==> flow/design.v <==
`timescale 1ns / 1ps
module FIFO(clk, rst, wr_en, rd_en, buf_in, buf_out, buf_empty, buf_full, fifo_counter);
input clk, rst, wr_en, rd_en;
input [7:0] buf_in;
output [7:0] buf_out;
output buf_empty, buf_full;
output [6:0] fifo_counter;
reg [7:0] buf_out;
reg buf_empty, buf_full;
reg [6:0] fifo_counter;
reg [5:0] rd_ptr, wr_ptr;
reg [7:0] buf_mem[63:0];
always@ (fifo_counter) begin
    buf_empty = (fifo_counter == 0);  
    buf_full = (fifo_counter == 64);  
end
always @(posedge clk or posedge rst) begin
    if( rst )  
        fifo_counter <= 0;
    else if((!buf_full && wr_en) && (!buf_empty && rd_en))  
        fifo_counter <= fifo_counter;
    else if (!buf_full && wr_en)  
        fifo_counter <= fifo_counter + 1;
    else if (!buf_empty && rd_en)  
        fifo_counter <= fifo_counter - 1;
    else  
        fifo_counter <= fifo_counter;
end
always @(posedge clk or posedge rst) begin
    if (rst)  
        buf_out <= 0;
    else begin
        if (rd_en && !buf_empty)
            buf_out <= buf_mem[rd_ptr];
        else  
            buf_out <= buf_out;
    end
end
always @(posedge clk) begin
    if (!buf_full && wr_en)
        buf_mem[wr_ptr] <= buf_in;
    else
        buf_mem[wr_ptr] <= buf_mem[wr_ptr];
end
always @(posedge clk or posedge rst) begin
    if(rst) begin
        wr_ptr <= 0;
        rd_ptr <= 0;
    end
    else begin
        if (!buf_full && wr_en)  
            wr_ptr <= wr_ptr + 1;
        else  
            wr_ptr <= wr_ptr;
        if (!buf_empty && rd_en)  
            rd_ptr <= rd_ptr + 1;
        else  
            rd_ptr <= rd_ptr;               
    end
end
endmodule
Wiki page: FIFO / tool data

## Tool chain data of FIFO

Each step is given for the RTL above and for the edited RTL.
"before" refers to lines of the RTL above, "after" to lines of the edited file.
"change" is "after" less "before", of the values as shown; "rel. change" is that difference over "before", in percent.
Operators carry their Yosys type and port widths (W data, S select, Z words).
Cell names lack the library's common part.
Not given: --

- Top: FIFO
- Clock port: clk
- Standard-cell library: sky130hd
- Timing corner: tt_025C_1v80

## The edit

The edit as a unified diff against the file above.
The edit is scripted: it alters the design's behaviour and was not made to optimise anything.

```diff
@@ -1,12 +1,15 @@
 `timescale 1ns / 1ps
-module FIFO(clk, rst, wr_en, rd_en, buf_in, buf_out, buf_empty, buf_full, fifo_counter);
+module FIFO(clk, rst, wr_en, rd_en, buf_in, buf_out, buf_empty, buf_full, fifo_counter_o);
 input clk, rst, wr_en, rd_en;
 input [7:0] buf_in;
 output [7:0] buf_out;
 output buf_empty, buf_full;
-output [6:0] fifo_counter;
+output [6:0] fifo_counter_o;
 reg [7:0] buf_out;
 reg buf_empty, buf_full;
 reg [6:0] fifo_counter;
+reg [6:0] fifo_counter_d1;
+always @(posedge clk) fifo_counter_d1 <= fifo_counter;
+assign fifo_counter_o = fifo_counter_d1;
 reg [5:0] rd_ptr, wr_ptr;
 reg [7:0] buf_mem[63:0];
```

## After elaboration

Yosys after proc, flatten, opt, wreduce and memory -nomap, before mapping. Memory bits, and registers merged into a memory's read port (data or address), are not among the register bits. Print and check cells are not counted. Equal cells are merged and count once.
Memory sizes are those after Yosys's memory passes, which may raise the word count (mostly to a power of two), join words into wider ones and drop unused or constant bits.

Operators by class:

| item | before | after | change | rel. change (%) |
|---|---|---|---|---|
| add/subtract/negate cells | 4 | 4 | 0 | 0.00 |
| equality and inequality tests | 2 | 2 | 0 | 0.00 |
| mux-type cells | 7 | 7 | 0 | 0.00 |
| bitwise operators | 2 | 2 | 0 | 0.00 |
| reductions and logical operators | 9 | 9 | 0 | 0.00 |

Unchanged operator kinds not shown: 15.

Storage and ports:

| item | before | after | change | rel. change (%) |
|---|---|---|---|---|
| register bits after elaboration | 19 | 26 | +7 | +36.84 |
| bits in writable memories | 512 | 512 | 0 | 0.00 |
| clocked read ports x word width | 8 | 8 | 0 | 0.00 |
| memory cells | 1 | 1 | 0 | 0.00 |
| cells after elaboration | 28 | 29 | +1 | +3.57 |

Memories:

| item | before | after |
|---|---|---|
| words x width with read and write ports | buf_mem 64 x 8 bit 1R1W | buf_mem 64 x 8 bit 1R1W |

## Longest topological paths

Yosys ltp: most cells in a row. Word level: on the elaborated netlist, between registers, memories and ports. Mapped: between sequential cells and ports; inverters and the memories' decode and read muxes count.

Logic depth:

| item | before | after | change | rel. change (%) |
|---|---|---|---|---|
| depth after elaboration | 6 | 6 | 0 | 0.00 |
| ABC_AREA | 0 | 0 | -- | -- |
| depth in mapped cells | 10 | 10 | 0 | 0.00 |
| depth with buffers taken out | 9 | 9 | 0 | 0.00 |

## After synthesis

Source: synth_stat.txt of the flow (Yosys; design flattened, memories mapped). It holds for the ABC_AREA given above (unset counts as 0); a run with the other value may have another netlist.

Cell types:

| cell type | before | after | change | rel. change (%) |
|---|---|---|---|---|
| a22oi_1 | 6 | 36 | +30 | +500.00 |
| mux2_2 | 32 | 4 | -28 | -87.50 |
| mux2i_1 | 87 | 111 | +24 | +27.59 |
| o211ai_1 | 22 | 4 | -18 | -81.82 |
| o22ai_1 | 15 | 1 | -14 | -93.33 |
| a211oi_1 | 0 | 14 | +14 | -- |
| a211o_1 | 13 | 0 | -13 | -100.00 |
| buf_4 | 8 | 19 | +11 | +137.50 |
| buf_2 | 22 | 13 | -9 | -40.91 |
| nand2_1 | 37 | 29 | -8 | -21.62 |
| a21oi_1 | 10 | 18 | +8 | +80.00 |
| a221oi_1 | 8 | 0 | -8 | -100.00 |
| o2111ai_1 | 8 | 0 | -8 | -100.00 |
| nor2b_1 | 5 | 13 | +8 | +160.00 |
| o221ai_1 | 0 | 8 | +8 | -- |
| nand3_1 | 12 | 5 | -7 | -58.33 |
| buf_6 | 1 | 8 | +7 | +700.00 |
| dfxtp_1 | 0 | 7 | +7 | -- |

Unchanged cell types not shown: 9.
Not every row of either side is listed.

Synthesis totals:

| item | before | after | change | rel. change (%) |
|---|---|---|---|---|
| mapped cells | 1111 | 1138 | +27 | +2.43 |
| chip area (Yosys) (µm²) | 21374.2 | 21638.3 | +264.1 | +1.24 |
| sequential area (µm²) | 16050.4 | 16190.5 | +140.1 | +0.87 |
| mapped flip-flops | 539 | 546 | +7 | +1.30 |
| buffer cells | 60 | 61 | +1 | +1.67 |

## Worst setup path after synthesis

OpenSTA on the mapped netlist: ideal clock, no wires. The path of least setup slack (recovery checks aside). Input and output delay are each 20% of the period. Register names are those of the netlist, which keeps one name where synthesis merged equal registers.

Timing path after synthesis:

| item | before | after | change | rel. change (%) |
|---|---|---|---|---|
| kind | reg-to-reg | input-to-reg | -- | -- |
| start | register fifo_counter[5] | input wr_en | -- | -- |
| end | register fifo_counter[5] | register fifo_counter[6] | -- | -- |
| period (ns) | 5.0 | 5.0 | 0.0 | 0.00 |
| data arrival time (ns) | 2.838 | 2.981 | +0.143 | +5.04 |
| setup slack (ns) | 2.039 | 1.939 | -0.100 | -- |
| delay of the path (ns) | 2.961 | 2.061 | -0.900 | -30.40 |
| driving pins on the path | 11 | 10 | -1 | -9.09 |
| buffers on the path | 1 | 1 | 0 | 0.00 |
| period reached after synthesis (ns) | 2.961 | 3.061 | +0.100 | +3.38 |

"delay of the path" = arrival - input delay + setup time.
"driving pins on the path": output pins that drive a net of the path, with the launching flip-flop's if there is one; two outputs of one cell count as two.
"period reached after synthesis" is the clock period less the worst setup slack; recovery checks do not enter. This is arithmetic on one report: input and output delays are still those of the set period (20% each).
The rows between start and end are the longest chain of elaborated cells between them; the timing report does not say that the signal goes this way. Where chains are equally long, one stands for them.
A line is the first line of the expression or statement that the cell stems from. Yosys adds cells for indexed reads and writes and turns some case tables into memories.
At most two assigning lines are given for a register; there are more.

Between the ends, after synthesis, before:
- Cells stage by stage: dfrtp_1 or4_4 o41a_1 buf_6 inv_1 ha_1 a21o_1 a21oi_1 o21bai_1 a2111o_1 o221a_1
- Cells in the longest elaborated chain: 6

RTL lines, path after synthesis, before:

| item | line | source |
|---|---|---|
| start: declaration | 7 | `output [6:0] fifo_counter;` |
| start: assignment | 21 | `fifo_counter <= fifo_counter;` |
| start: assignment | 23 | `fifo_counter <= fifo_counter + 1;` |
| $eq A7 B7 Y1 | 15 | `buf_full = (fifo_counter == 64);` |
| $logic_not A1 Y1 | 20 | `else if((!buf_full && wr_en) && (!buf_empty && rd_en))` |
| $logic_and A1 B1 Y1 x2 | 20 |  |
| $not A1 Y1 | -- |  |
| $reduce_and A2 Y1 | -- |  |
| end: assignment | 21 |  |
| end: assignment | 23 |  |
| end: declaration | 7 |  |

Between the ends, after synthesis, after:
- Cells stage by stage: inv_1 a31oi_1 clkbuf_1 inv_1 fa_1 a211oi_1 o21bai_1 a21oi_1 mux2i_1 xnor2_1
- Cells in the longest elaborated chain: 4

RTL lines, path after synthesis, after:

| item | line | source |
|---|---|---|
| start: declaration | 3 | `input clk, rst, wr_en, rd_en;` |
| $logic_and A1 B1 Y1 x2 | 23 | `else if((!buf_full && wr_en) && (!buf_empty && rd_en))` |
| $not A1 Y1 | -- |  |
| $reduce_and A2 Y1 | -- |  |
| end: assignment | 24 | `fifo_counter <= fifo_counter;` |
| end: assignment | 26 | `fifo_counter <= fifo_counter + 1;` |
| end: declaration | 10 | `reg [6:0] fifo_counter;` |

## Worst path after layout

From the final timing report of each run of pair 1: the path of least setup slack in the routed layout; clock arrival at registers is part of the times.

Timing path after layout:

| item | before | after | change | rel. change (%) |
|---|---|---|---|---|
| kind | reg-to-output | reg-to-output | -- | -- |
| start | register fifo_counter[0] | register fifo_counter[0] | -- | -- |
| end | output buf_full | output buf_empty | -- | -- |
| period (ns) | 5.0 | 5.0 | 0.0 | 0.00 |
| output delay (ns) | 1.00 | 1.00 | 0.00 | 0.00 |
| data arrival time (ns) | 2.71 | 2.45 | -0.26 | -9.59 |
| setup slack (ns) | 1.29 | 1.55 | +0.26 | -- |
| driving pins on the path | 4 | 4 | 0 | 0.00 |
| buffers on the path | 1 | 1 | 0 | 0.00 |

The rows between start and end are the longest chain of elaborated cells between them; the timing report does not say that the signal goes this way. Where chains are equally long, one stands for them.
At most two assigning lines are given for a register; there are more.

Between the ends, after layout, before:
- Cells stage by stage: dfrtp_1 or4_4 nor4_1 clkdlybuf4s50_1
- Cells in the longest elaborated chain: 1

RTL lines, path after layout, before:

| item | line | source |
|---|---|---|
| start: declaration | 7 | `output [6:0] fifo_counter;` |
| start: assignment | 21 | `fifo_counter <= fifo_counter;` |
| start: assignment | 23 | `fifo_counter <= fifo_counter + 1;` |
| $eq A7 B7 Y1 | 15 | `buf_full = (fifo_counter == 64);` |
| end: declaration | 6 | `output buf_empty, buf_full;` |

Between the ends, after layout, after:
- Cells stage by stage: dfrtp_1 or4_4 nor4_1 clkdlybuf4s50_1
- Cells in the longest elaborated chain: 1

RTL lines, path after layout, after:

| item | line | source |
|---|---|---|
| start: declaration | 10 | `reg [6:0] fifo_counter;` |
| start: assignment | 24 | `fifo_counter <= fifo_counter;` |
| start: assignment | 26 | `fifo_counter <= fifo_counter + 1;` |
| $logic_not A7 Y1 | 17 | `buf_empty = (fifo_counter == 0);` |
| end: declaration | 6 | `output buf_empty, buf_full;` |

## Measured runs

Both versions went through the flow (Yosys, OpenROAD) with the same settings in each pair. Constraints: input delay and output delay 20% of the set period each, output load 0.01 pF.

Settings, pair 1:
- CORE_UTILIZATION: 40
- period_ns: 5.0
- CAP_MARGIN: 20
- CORE_MARGIN: 2
- SLEW_MARGIN: 20

Measured results, pair 1:

| item | before | after | change | rel. change (%) |
|---|---|---|---|---|
| netlist area reported by Yosys (µm²) | 21374.2 | 21638.3 | +264.1 | +1.24 |
| die footprint (µm²) | 55300.2 | 55972.5 | +672.3 | +1.22 |
| standard-cell area of the final layout (µm²) | 24098.1 | 24257.0 | +158.9 | +0.66 |
| setup slack of the worst path (ns) | 1.290 | 1.554 | +0.264 | -- |
| worst-case hold slack (ns) | 0.546 | 0.501 | -0.045 | -- |
| total design power (mW) | 13.006 | 13.102 | +0.096 | +0.74 |

Settings, pair 2:
- CAP_MARGIN: 10
- CELL_PAD_IN_SITES_DETAIL_PLACEMENT: 1
- CORE_ASPECT_RATIO: 1.62
- CORE_UTILIZATION: 15
- CTS_CLUSTER_DIAMETER: 218
- GPL_TIMING_DRIVEN: 1
- PLACE_DENSITY: 0.39
- SETUP_SLACK_MARGIN: 0.53
- TNS_END_PERCENT: 15
- period_ns: 3.19
- CORE_MARGIN: 2
- SLEW_MARGIN: 20

Measured results, pair 2:

| item | before | after | change | rel. change (%) |
|---|---|---|---|---|
| netlist area reported by Yosys (µm²) | 21374.2 | 21638.3 | +264.1 | +1.24 |
| die footprint (µm²) | 145619.0 | 147398.0 | +1779.0 | +1.22 |
| standard-cell area of the final layout (µm²) | 26156.3 | 26960.9 | +804.6 | +3.08 |
| setup slack of the worst path (ns) | 0.501 | 0.559 | +0.058 | -- |
| total design power (mW) | 20.790 | 21.979 | +1.189 | +5.72 |

By "total design power" is meant OpenSTA's value without simulated activity: inputs other than the clock are taken to toggle once in ten clock periods, and the tool carries that through the logic.
